==> flow/design.v <==
module bellmanford (reset, clock, GMAR1, GMDR1, GMAR2, GMDR2, IMAR, IMDR, WMAR1, WMAR2, WMDR1, WMDR2, WMWDR, WMWAR, WMWE, OMAR, OMDR, OMWAR, OMWDR, OMWE, NegCycle, Finish);
input clock,reset;
output reg [12:0] GMAR1;
input wire [127:0] GMDR1;
output reg [12:0] GMAR2;
input wire [127:0] GMDR2;
output reg [12:0] IMAR;
input wire [7:0] IMDR;
output reg [12:0] WMAR1;
input wire [127:0] WMDR1;
output reg [12:0] WMAR2;
input wire [127:0] WMDR2;
output reg [12:0] WMWAR;
output reg [127:0] WMWDR;
output reg WMWE;
output wire [12:0] OMAR;
output wire [15:0] OMDR;
assign OMAR = 13'b0;
assign OMDR = 16'b0;
output reg [12:0] OMWAR;
output reg [15:0] OMWDR;
output reg OMWE;
output reg NegCycle;
output reg Finish;
parameter [4:0]  
Init    = 4'b0000,
Init1   = 4'b0001,
Init2   = 4'b0010,
Init3   = 4'b0011,
Upd_S   = 4'b0100,
Upd_D   = 4'b0101, 
BFA1    = 4'b0110,
BFA_Stall1 = 4'b0111,
BFA2    = 4'b1000,
BFA_Stall2    = 4'b1001,
BFA3    = 4'b1010,
BFA_Stall3 = 4'b1011,
BFA4    = 4'b1100,
BFA5    = 4'b1101,
BFA_Stall4 = 4'b1110,
BFA6    = 4'b1111,
OP1     = 5'b10000,
OP_Stall1 = 5'b10001,
OP2     = 5'b10010,
OP3     = 5'b10011,
OP4     = 5'b10100,
OP_Stall2 = 5'b10101,
Refresh1 = 5'b10110,
Refresh2 = 5'b10111,
End1 = 5'b11000,
End2 = 5'b11001,
End3 = 5'b11010;
reg [127:0] GMDR1_reg;
reg [127:0] GMDR2_reg;
reg [7:0] IMDR_reg;
reg [127:0] WMDR1_reg;
reg [127:0] WMDR2_reg;
always@(posedge clock)
begin
    GMDR1_reg <= GMDR1;
    GMDR2_reg <= GMDR2;
    IMDR_reg <= IMDR;
    WMDR1_reg <= WMDR1;
    WMDR2_reg <= WMDR2;
end
reg [7:0] NumNodes;
reg [7:0] NodeCounter;
reg [7:0] Ureg;
reg [7:0] NumLinks;
reg [7:0] LinkCounter;
reg [7:0] Vreg[0:8];
reg signed [7:0] Wreg[0:8];
reg signed [7:0] NewWeight;
reg [7:0] Sub;
reg BFA_flag;
reg signed [7:0] DistU;
reg First_Node;
reg NegativeCycleCheck;
reg FirstLine;
reg MultiLine;
reg [4:0]   current_state, next_state;
always@(posedge clock)
begin
       current_state <= next_state;
end
always@(posedge clock)
begin
	if(reset)
	begin
		WMWE <= 1'b0;
		OMWE <= 1'b0;
		Finish <= 1'b0;
		NegCycle <= 1'b0;
		GMAR1 <= 0;
		GMAR2 <= 0;
		IMAR <= 0;
		WMAR1 <= 0;
		WMAR2 <= 0;
		WMWAR <= 0;
		OMWAR <= 0;
		WMWDR <= 0;
	end
	else
	begin
    		casex(current_state)
    		Init:
    		    begin
                    GMAR1 <= 0;
                    GMAR2 <= 0;
                    IMAR <= 0;
                    WMWAR <= 0;
                    OMWAR <= 13'h1fff;
                    NodeCounter <= 8'h81;
                end
            Init1:
                begin
                end
            Init2:
                begin
                    GMAR1 <= GMAR1 + 1'b1;
                    if (NodeCounter == 8'h81)
                        begin
                            NumNodes <= GMDR1_reg[63:0] - 1'b1;
                            NodeCounter <= GMDR1_reg[7:0] - 2'b10;
    		    		    WMWAR <= WMWAR + 1'b1;
    		    		    WMWE <= 1'b1;
    		    		    WMWDR[127:107] <= 21'b100000000111111110000;
                            WMWDR[106:94] <= GMDR1_reg[12:0];
                        end
    		        else if(NodeCounter != 0)
    		    	    begin
    		    		    WMWAR <= WMWAR + 1'b1;
    		    		    WMWE <= 1'b1;
    		    		    WMWDR[127:107] <= 21'b100000000111111110000;
                            WMWDR[106:94] <= GMDR1_reg[12:0];
    		    		    NodeCounter <= NodeCounter - 8'b00000001;
    		    	    end
			        else
                        begin
                            WMWE <= 1'b0;
                            GMAR1 <= IMDR_reg - 1'b1;
                        end
                end
            Init3:
                begin
                     NodeCounter <= NumNodes;
                     IMAR <= IMAR + 1'b1;
                     OMWE <= 1'b0;
                     WMWE <= 1'b0;
                     GMAR1 <= IMAR + 1'b1;
                end
    		Upd_S:
                begin
				    WMWAR <= IMDR_reg;
                    WMWDR[127] = 1'b0;
                    WMWDR[126:119] = 0;
                    WMWDR[118:111] = IMDR_reg;
                    WMWDR[110:107] <= 4'b0010;
				    WMWE <= 1'b1;
				    WMAR1 <= IMDR_reg;                                       
                    NumLinks <= 0;
                    WMWDR[106:94] <= GMDR1_reg[12:0];
                end
            Upd_D:
                begin
				    WMWAR <= IMDR_reg;
                    WMWDR[127] = 1'b1;
                    WMWDR[126:119] = 8'h00;
                    WMWDR[118:111] = 8'hff;
                    WMWDR[110:107] <= 4'b0001;
				    WMWE <= 1'b1;
			    	WMAR2 <= GMDR2_reg[111:104];
                    WMWDR[106:94] <= GMDR1_reg[12:0];
                end
            BFA1:
                begin
                    IMAR <= IMAR - 1'b1;                                               
                    WMWE <= 1'b0;
                    First_Node <= 0;
                    NegativeCycleCheck <= 0;
                end
            BFA_Stall1:
                begin
                end
            BFA2:
                begin
                    FirstLine <= 1'b1;
                    casex(First_Node)
                        0:
                            begin
                                Ureg <= IMDR_reg;
                                NegativeCycleCheck <= 1'b1;
                                WMAR1 <= IMDR_reg;                                              
                                GMAR1 <= IMDR_reg - 1'b1;                                       
                                IMAR <= IMAR + 1'b1;
                            end
                        1:
                            begin
                                if(GMDR2_reg[127:120] == 0)
                                    begin
                                        NegativeCycleCheck <= 1'b0;
                                        Ureg <= GMDR1_reg[71:64];
                                        WMAR1 <= GMDR1_reg[71:64];                                
                                        NodeCounter <= NodeCounter - 1'b1;
                                        GMAR2 <= GMDR1_reg[71:64] - 1'b1;
                                    end
                                else if(WMDR1_reg[127] == 1'b0)
                                    begin
                                        Ureg <= WMAR1[7:0];
                                        GMAR2 <= WMAR1 - 1'b1;                            
                                    end
                                else if (WMDR1_reg[127] == 1'b1)
                                    begin
                                        if(WMAR1[7:0] == NumNodes)
                                            WMAR1 <= 0;
                                        else
                                            WMAR1 <= WMAR1 + 1'b1;
                                    end
                            end
                    endcase
                end
            BFA_Stall2:
                begin
                end
            BFA3:
                begin
                    GMAR1 <= 0;
                    if(First_Node == 1'b0)
                        GMAR2 <= GMDR1_reg[12:0];
                    else if (First_Node == 1'b1 && WMDR1_reg[127] == 1'b0)
                        GMAR2 <= GMDR2_reg[12:0];
                end
            BFA_Stall3:
                begin
                end
            BFA4:
                begin
                    if(FirstLine == 1'b1)
                        begin
                            DistU <= WMDR1_reg[126:119];
                            NumLinks <= GMDR2_reg[119:112];
                            if(GMDR2_reg[119:112] < 7)
                                begin
                                    MultiLine <= 1'b0;
                                    LinkCounter <= GMDR2_reg[119:112];
                                end
                            else
                                begin
                                    LinkCounter <= 7;
                                    MultiLine <= 1'b1;
                                end
				            Vreg[1] <= GMDR2_reg[111:104];
				            Wreg[1] <= GMDR2_reg[103:96];
				            Vreg[2] <= GMDR2_reg[95:88];
				            Wreg[2] <= GMDR2_reg[87:80];
				            Vreg[3] <= GMDR2_reg[79:72];
				            Wreg[3] <= GMDR2_reg[71:64]; 
				            Vreg[4] <= GMDR2_reg[63:56];
				            Wreg[4] <= GMDR2_reg[55:48]; 
				            Vreg[5] <= GMDR2_reg[47:40];
				            Wreg[5] <= GMDR2_reg[39:32]; 
				            Vreg[6] <= GMDR2_reg[31:24];
				            Wreg[6] <= GMDR2_reg[23:16];
				            Vreg[7] <= GMDR2_reg[15:8];
				            Wreg[7] <= GMDR2_reg[7:0];
                            Vreg[8] <= 0;
                            Wreg[8] <= 0;
                        end
                    else
                        begin
                            if(NumLinks > 8)
                                begin
                                    MultiLine <= 1'b1;
                                    LinkCounter <= 8;
                                end
                            else
                                begin
                                    MultiLine <= 1'b0;
                                    LinkCounter <= NumLinks;
                                end
                            Vreg[1] <= GMDR2_reg[127:120];
                            Wreg[1] <= GMDR2_reg[119:112];
				            Vreg[2] <= GMDR2_reg[111:104];
				            Wreg[2] <= GMDR2_reg[103:96];
				            Vreg[3] <= GMDR2_reg[95:88];
				            Wreg[3] <= GMDR2_reg[87:80];
				            Vreg[4] <= GMDR2_reg[79:72];
				            Wreg[4] <= GMDR2_reg[71:64]; 
				            Vreg[5] <= GMDR2_reg[63:56];
				            Wreg[5] <= GMDR2_reg[55:48]; 
				            Vreg[6] <= GMDR2_reg[47:40];
				            Wreg[6] <= GMDR2_reg[39:32]; 
				            Vreg[7] <= GMDR2_reg[31:24];
				            Wreg[7] <= GMDR2_reg[23:16];
				            Vreg[8] <= GMDR2_reg[15:8];
				            Wreg[8] <= GMDR2_reg[7:0];
                        end
                    Sub <= 0;
                end
            BFA5:
                begin
                    WMWE <= 1'b0;
                    if(WMDR1_reg[127] == 1'b1)
                    begin
                        NumLinks <= 0;
                        LinkCounter <= 0;
                    end
                    if (NumLinks == 0)
                    begin
                       First_Node <= 1'b1;
                    end
                    if(LinkCounter == 0 )
                    begin
                       FirstLine <= 1'b0;
                       GMAR2 <= GMAR2 + 1'b1;
                    end
                    if(NumLinks == 0 && LinkCounter == 0)
                        WMAR1 <= WMAR1 + 1'b1;
                    case(Sub)
                        0: 
                            begin
                                WMAR2 <= Vreg[1];
                                NewWeight <= DistU + Wreg[1];
                            end
                        1: 
                            begin
                                WMAR2 <= Vreg[2];  
                                NewWeight <= DistU + Wreg[2];
                            end
                        2:  
                            begin
                                WMAR2 <= Vreg[3];  
                                NewWeight <= DistU + Wreg[3];
                            end
                        3:  
                            begin
                                WMAR2 <= Vreg[4];  
                                NewWeight <= DistU + Wreg[4];
                            end
                        4:  
                            begin
                                WMAR2 <= Vreg[5];  
                                NewWeight <= DistU + Wreg[5];
                            end
                        5:  
                            begin
                                WMAR2 <= Vreg[6];  
                                NewWeight <= DistU + Wreg[6];
                            end
                        6:  
                            begin
                                WMAR2 <= Vreg[7];  
                                NewWeight <= DistU + Wreg[7];
                            end
                        7:  
                            begin
                                WMAR2 <= Vreg[8];  
                                NewWeight <= DistU + Wreg[8];
                            end
                    endcase
                end
            BFA_Stall4:
                begin
                end
            BFA6:
                begin
                   if($signed(WMDR2_reg[126:119]) > NewWeight || WMDR2_reg[127] == 1)
                    begin
                        NegativeCycleCheck <= 1'b1;
                        casex(Sub)
                            0:  begin
                                    WMWAR <= Vreg[1]; 
                                end
                            1:  begin
                                    WMWAR <= Vreg[2]; 
                                end
                            2:  begin 
                                    WMWAR <= Vreg[3]; 
                                end
                            3:  begin 
                                    WMWAR <= Vreg[4]; 
                                end
                            4:  begin 
                                    WMWAR <= Vreg[5]; 
                                end
                            5:  begin 
                                    WMWAR <= Vreg[6]; 
                                end
                            6:  begin 
                                    WMWAR <= Vreg[7]; 
                                end
                            7:  begin 
                                    WMWAR <= Vreg[8]; 
                                end
                        endcase
                        WMWDR[127] = 1'b0;
                        WMWDR[126:119] <= NewWeight;
                        WMWDR[118:111] <= Ureg;
                        WMWDR[110:107] <= WMDR2_reg[110:107];
                        WMWDR[106:94] <= WMDR2_reg[106:94];
                        WMWE <= 1'b1;
                   end
                   LinkCounter <= LinkCounter - 1'b1;
                   NumLinks <= NumLinks - 1'b1;
                   Sub <= Sub + 1'b1;
                end
            OP1:
                begin
                    WMAR2 <= IMDR_reg;
                end
            OP_Stall1:
                begin
                end
            OP2:
                begin
                    OMWAR <= OMWAR + 1'b1;
                    OMWDR <= WMDR2_reg[126:119];
                    OMWE <= 1'b1;
                    WMAR2 <= WMDR2_reg[118:111];
                end
            OP3:
                begin
                    OMWAR <= OMWAR + 1'b1;
                    OMWDR <= IMDR_reg;
                    OMWE <= 1'b1;
                    IMAR <= IMAR + 1'b1;
                end
            OP4:
                begin
                    OMWDR <= WMAR2;
                    OMWE <= 1'b1;
                    OMWAR <= OMWAR + 1'b1;
                    WMAR2 <= WMDR2_reg[118:111];
                    WMAR1 <= NumNodes;
                end
            OP_Stall2:
                begin
                    OMWE <= 1'b0;
                end
            End1:
                begin
                    if(IMDR_reg == 8'hff)
                    begin
                        NodeCounter <= NumNodes;
                        OMWDR <= 16'hFFFF;
                        OMWE <= 1'b1;
                        OMWAR <= OMWAR + 1'b1;
                    end
                    else
                    begin
                        OMWDR <= 8'h0;
                        OMWE <= 1'b1;
                        OMWAR <= OMWAR + 1'b1;
                    end
                end
            Refresh1:
                begin
                    OMWE <= 1'b0;
                    WMWAR <= NumNodes;
                    WMWDR[127:107] <= 21'b100000000111111110000;
                    WMWDR[106:94] <= WMDR1_reg[104:96];
                    WMWE <= 1'b1;
                    IMAR <= IMAR + 1'b1;
                end
            Refresh2:
                begin
                    WMWAR <= WMWAR - 1'b1;
                    WMWDR[127:107] <= 21'b100000000111111110000;
                    WMWE <= 1'b1;
                end
            End2:
                begin
                    OMWE <= 1'b0;
                    WMWE <= 1'b0;
                    Finish <= 1'b1; 
                end
            End3:
                begin
                    NegCycle <= 1'b1; 
                end
        endcase
	end
end
always@(*)
begin
	if(reset)
		next_state = Init;
	else if(current_state == Init)
        next_state = Init1;
    else if(current_state == Init1)
        next_state = Init2;
    else if(current_state == Init2)
	begin
		if (NodeCounter == 0)
			next_state = Init3;
        else
            next_state <= Init1;
	end
	else if(current_state == Init3)
			next_state = Upd_S;
	else if(current_state == Upd_S)
			next_state = Upd_D;
    else if(current_state == Upd_D)
            next_state = BFA1;
	else if(current_state == BFA1)
            next_state = BFA_Stall1;
    else if(current_state == BFA_Stall1)
            next_state = BFA2;
	else if(current_state == BFA2)
    begin
        if (WMDR1_reg[127] == 1'b1)
            next_state = BFA_Stall1;
        else if(First_Node == 1)
        begin
            if ((NegativeCycleCheck == 1'b0) && GMDR2_reg[127:120] == 8'h00 )
                next_state = OP1;
            else if((NodeCounter == 8'h01) && (NegativeCycleCheck == 1'b0) && GMDR2_reg[127:120] == 8'h00)
                next_state = OP1;
            else if((NodeCounter == 8'h01) && (NegativeCycleCheck == 1'b1))
                next_state = End3;
            else
                next_state = BFA_Stall2;
            end
        else if (WMDR1_reg[127] == 1'b0 && First_Node == 1'b0)
            next_state = BFA_Stall2;
        else if (WMDR1_reg[127] == 1'b1)
            next_state = BFA_Stall1;
        else
            next_state = BFA_Stall2;
    end
	else if(current_state == BFA_Stall2)
            next_state = BFA3;
	else if(current_state == BFA3)
    begin
        if(WMDR1_reg[127] == 1'b1)
            next_state = BFA2;
        else
            next_state = BFA_Stall3;
    end
	else if(current_state == BFA_Stall3)
    begin
        if(WMDR1_reg[127] == 1'b1)
            next_state = BFA5;
        else
            next_state = BFA4;
    end
	else if(current_state == BFA4)
            next_state = BFA5;
	else if(current_state == BFA5)
    begin
        if (WMDR1_reg[127] == 1'b1)
            next_state = BFA_Stall1;
        else if(NumLinks == 0 && LinkCounter == 0)
            next_state = BFA_Stall1;
        else if (NumLinks != 0 && LinkCounter == 0)
            next_state = BFA_Stall3;
        else
            next_state = BFA_Stall4;
    end
	else if(current_state == BFA_Stall4)
            next_state = BFA6;
	else if(current_state == BFA6)
            next_state = BFA5;
    else if(current_state == OP1)
            next_state = OP_Stall1;
    else if(current_state == OP_Stall1)
            next_state = OP2;
    else if(current_state == OP2)
            next_state = OP3;
    else if(current_state == OP3)
            next_state = OP4;
    else if(current_state == OP4)
        begin
            if(WMDR2_reg[108] == 1'b1)
                next_state = End1;
            else
                next_state = OP_Stall2;
        end
    else if(current_state == OP_Stall2)
            next_state = OP4;
    else if(current_state == Refresh1)
        next_state = Refresh2;
    else if(current_state == Refresh2)
        begin
            if(WMWAR == 0)
                next_state = Init3;
            else
                next_state = Refresh2;
        end
    else if(current_state == End1)
        begin
            if(IMDR_reg == 8'hFF)
                next_state = Refresh1;
            else
                next_state = End2;
        end
    else
        next_state = current_state;
end
endmodule
---- Step by step through the tools: bellmanford ----
The steps from the RTL of bellmanford to its reports follow in flow order.
Lines are those of the file above, counted from 1.
Operators: Yosys type, input widths -> output width; for muxes data width and select width s.
Cell names lack the library's common part.
A cell with - has no value.
set-up
  top ..................................... bellmanford
  clock input ............................. clock
  standard-cell library ................... sky130hd
  corner .................................. tt_025C_1v80

---- Elaborated design ----
Yosys after proc, flatten, opt, wreduce and memory -nomap, before mapping. Print and check cells are not counted.
cells by class
  mux-type cells .......................... 131
  bitwise gates (word level) .............. 4
  equal/unequal tests ..................... 56
  div/mod/pow operators ................... 0
  order comparisons ....................... 3
  shifts and indexed selects .............. 0
  multiply operators ...................... 0
  reduce/logical cells .................... 78
  $add $sub $neg .......................... 26
operator list
  operator               number
  $pmux 13 s4            6
  $mux 13                20
  $mux 8                 32
  $mux 5                 29
  $pmux 13 s8            1
  $add 13x1->13 const B  6
  $pmux 13 s6            1
  $add 8x8->8            8
  $pmux 16 s4            1
  $pmux 8 s8             1
  $pmux 8 s4             2
  $eq 5x5->1 const B     11
  $pmux 13 s2            2
  $pmux 8 s3             2
  $reduce_bool 4->1      10
  $eq 5x4->1 const B     8
  $sub 8x1->8 const B    5
  $logic_not 8->1        5
  $pmux 8 s5             1
  $sub 13x1->13 const B  3
  $reduce_and 3->1       11
  $eq 8x3->1 const B     4
  $pmux 8 s2             2
  $mux 4                 7
  $reduce_bool 25->1     1
  $reduce_bool 24->1     1
  $reduce_bool 8->1      3
  $reduce_bool 23->1     1
Other operator kinds: 43; their cells: 114.
storage and ports
  memory cells ............................ 0
  register bits ........................... 809
  memory bits (read-only) ................. 0
  bits in writable memories ............... 0
  latch bits .............................. 0
  word width x clocked read ports ......... 0
  input port bits ......................... 522
  cells after elaboration ................. 349

---- Logic depth ----
Longest topological path by Yosys (ltp), each cell counted once; first at word level (registers and memories cut), then after technology mapping (sequential cells cut; the memories' decode and read muxes count).
depth
  word-level depth ........................ 27
  ABC_AREA ................................ 0
  depth in mapped cells ................... 17
  mapped depth without buffers ............ 13

---- After synthesis ----
The flow's flattened synthesis, as Yosys stat reports it; memories are mapped. The netlist is that of the ABC_AREA named above (0 if unset); the other value can give another one.
cell types
  cell      number  total area (um2)
  dfxtp_1   360     7.21E+03
  edfxtp_1  204     6.13E+03
  mux2_2    126     1.42E+03
  buf_4     135     1.01E+03
  a21oi_1   131     655.629
  nor2_1    171     641.866
  ha_1      49      613.088
  xnor2_1   66      578.054
  nand2_1   151     566.794
  o21ai_0   97      485.466
  a222oi_1  47      470.451
  clkbuf_1  125     469.2
  xor2_1    44      385.37
  a22oi_1   42      315.302
  nand3_1   58      290.278
  a211oi_1  32      240.23
  nor3_1    48      240.23
  a221oi_1  26      227.718
Other cell types: 63; their cells: 445.
mapped netlist
  standard cells after synthesis .......... 2,357
  flip-flop cells ......................... 564
  synthesis area .......................... 24,987.7 um2
  buffer cells ............................ 291

---- Worst setup path after synthesis ----
Source: OpenSTA report_checks on the synthesized netlist (no wires, ideal clock, input and output delay 20% of the period each), path of least setup slack; recovery checks are left aside. Register names are those of the netlist, which keeps one name where synthesis merged equal registers.
path after synthesis
  kind .................................... input-to-reg
  from .................................... input reset
  to ...................................... register DistU[0]
  buffers on the path ..................... 2
  input delay ............................. 1,000 ps
  arrival time ............................ 7,470 ps
  clock period ............................ 5,000 ps
  path slack .............................. -2,806 ps
  stages .................................. 4
  path delay .............................. 6,806 ps
  required time ........................... 4,664 ps
  setup time .............................. 336 ps
  synthesis period reached ................ 7,806 ps
"path delay" = arrival - input delay + setup time.
"stages" counts driving pins, that of a launching flip-flop among them; a cell with two outputs on the path counts twice.
"synthesis period reached" = period - worst setup slack (recovery checks aside). The figure is calculated, with input and output delays left at 20% of the set period.
The rows between start and end are the longest chain of elaborated cells between them; the timing report does not say that the signal goes this way. Where chains are equally long, one stands for them.
A line is the first line of the expression or statement that the cell stems from. Yosys adds cells for indexed reads and writes and turns some case tables into memories.
on the way, after synthesis
  path through ............................ clkbuf_1 > clkbuf_1 > nor2_1 > and2_1
  length of the longest elaborated chain .. 2
ends and longest elaborated chain, after synthesis
  what              RTL line  source
  start, declared   2         input clock,reset;
  $not 1->1         -
  $reduce_and 3->1  -
  end, assigned     240       DistU <= WMDR1_reg[126:119];
  end, declared     76        reg signed [7:0] DistU;

---- Worst path after layout ----
Path of least setup slack in the final report of flow run A (OpenROAD, finished layout, wires in). Where an end is a register, its clock arrival counts in the times.
The report prints the path's times to 10 ps; the period is as set.
path after layout
  kind .................................... reg-to-reg
  from .................................... register Sub[4]
  to ...................................... register NewWeight[7]
  buffers on the path ..................... 0
  clock period ............................ 5,000 ps
  arrival time ............................ 4,360 ps
  stages .................................. 12
  path slack .............................. 1,010 ps
  required time ........................... 5,370 ps
  setup time .............................. 260 ps
The rows between start and end are the longest chain of elaborated cells between them; the timing report does not say that the signal goes this way. Where chains are equally long, one stands for them.
A register here has more assigning lines than the two given.
The path ends at the data pin of a flip-flop with enable; ways to the enable are not counted.
on the way, after layout
  path through ............................ edfxtp_1 > or4_1 > or2_2 > nor3b_1 > a222oi_1 > nand2_1 > ha_1 > a21oi_1 > nor2b_1 > o21a_1 > o41ai_1 > xnor2_1
  length of the longest elaborated chain .. 2
ends and longest elaborated chain, after layout
  what             RTL line  source
  start, declared  74        reg [7:0] Sub;
  start, assigned  298       Sub <= 0;
  start, assigned  405       Sub <= Sub + 1'b1;
  $eq 8x3->1       319       case(Sub)
  $pmux 8 s8       319
  end, assigned    323       NewWeight <= DistU + Wreg[1];
  end, assigned    328       NewWeight <= DistU + Wreg[2];
  end, declared    73        reg signed [7:0] NewWeight;

==> runs of bellmanford <==
Design bellmanford on sky130hd. What follows are 3 stored runs of the flow, each under its own settings; their order means nothing. The constraints put input and output delay at 20% of the set period each and load the outputs with 0.01 pF.
"clock period achieved" is the run's clock period less its worst setup slack. It is reckoned from that one timing run; input and output delays stay at 20% of the period that was set.
By "time used up by the worst setup path" is meant the share of the clock period that the worst setup path is allowed (20% is reserved at inputs, 20% at outputs), minus its slack. Clock arrival times at its registers enter into it.
By "power" is meant OpenSTA's value without simulated activity: inputs other than the clock are taken to toggle once in ten clock periods, and the tool carries that through the logic.
"time used up by the worst setup path" is given in steps of 10 ps.

---- flow run A ----
settings
  CORE_MARGIN = 8
  GPL_ROUTABILITY_DRIVEN = 0
  TNS_END_PERCENT = 85
  period_ns = 5.0
  CAP_MARGIN = 20
  CORE_UTILIZATION = 40
  SLEW_MARGIN = 20
results
  power ................................... 10.497 mW
  worst slack on setup checks ............. 1,014 ps
  summed negative setup slack ............. 0 ps
  post-route worst hold slack ............. 410 ps
  clock period achieved ................... 3,986 ps
  std-cell area (final layout) ............ 31,004.7 um2
  time used up by the worst setup path .... 3,990 ps
  worst path kind ......................... reg-to-reg
  total die area .......................... 70,724.1 um2
  utilization after routing ............... 50.2 %
  Yosys chip area after synthesis ......... 24,987.7 um2

---- flow run B ----
settings
  SETUP_SLACK_MARGIN = 0.83
  period_ns = 4.27
  CAP_MARGIN = 20
  CORE_MARGIN = 2
  CORE_UTILIZATION = 40
  SLEW_MARGIN = 20
results
  power ................................... 11.866 mW
  worst slack on setup checks ............. 860 ps
  summed negative setup slack ............. 0 ps
  post-route worst hold slack ............. 401 ps
  clock period achieved ................... 3,410 ps
  std-cell area (final layout) ............ 30,965.9 um2
  time used up by the worst setup path .... 3,410 ps
  worst path kind ......................... reg-to-reg
  total die area .......................... 64,485.5 um2
  utilization after routing ............... 50.2 %
  Yosys chip area after synthesis ......... 24,987.7 um2

---- flow run C ----
settings
  ABC_AREA = 1
  CELL_PAD_IN_SITES_DETAIL_PLACEMENT = 1
  CELL_PAD_IN_SITES_GLOBAL_PLACEMENT = 3
  CORE_MARGIN = 6
  CORE_UTILIZATION = 59
  CTS_CLUSTER_DIAMETER = 68
  CTS_CLUSTER_SIZE = 42
  GPL_ROUTABILITY_DRIVEN = 1
  MAX_ROUTING_LAYER = met4
  PLACE_DENSITY_LB_ADDON = 0.25
  SETUP_SLACK_MARGIN = 1.93
  SLEW_MARGIN = 10
  TNS_END_PERCENT = 55
  period_ns = 6.8
  CAP_MARGIN = 20
results
  stopped before the end: placement reported FLW-0024
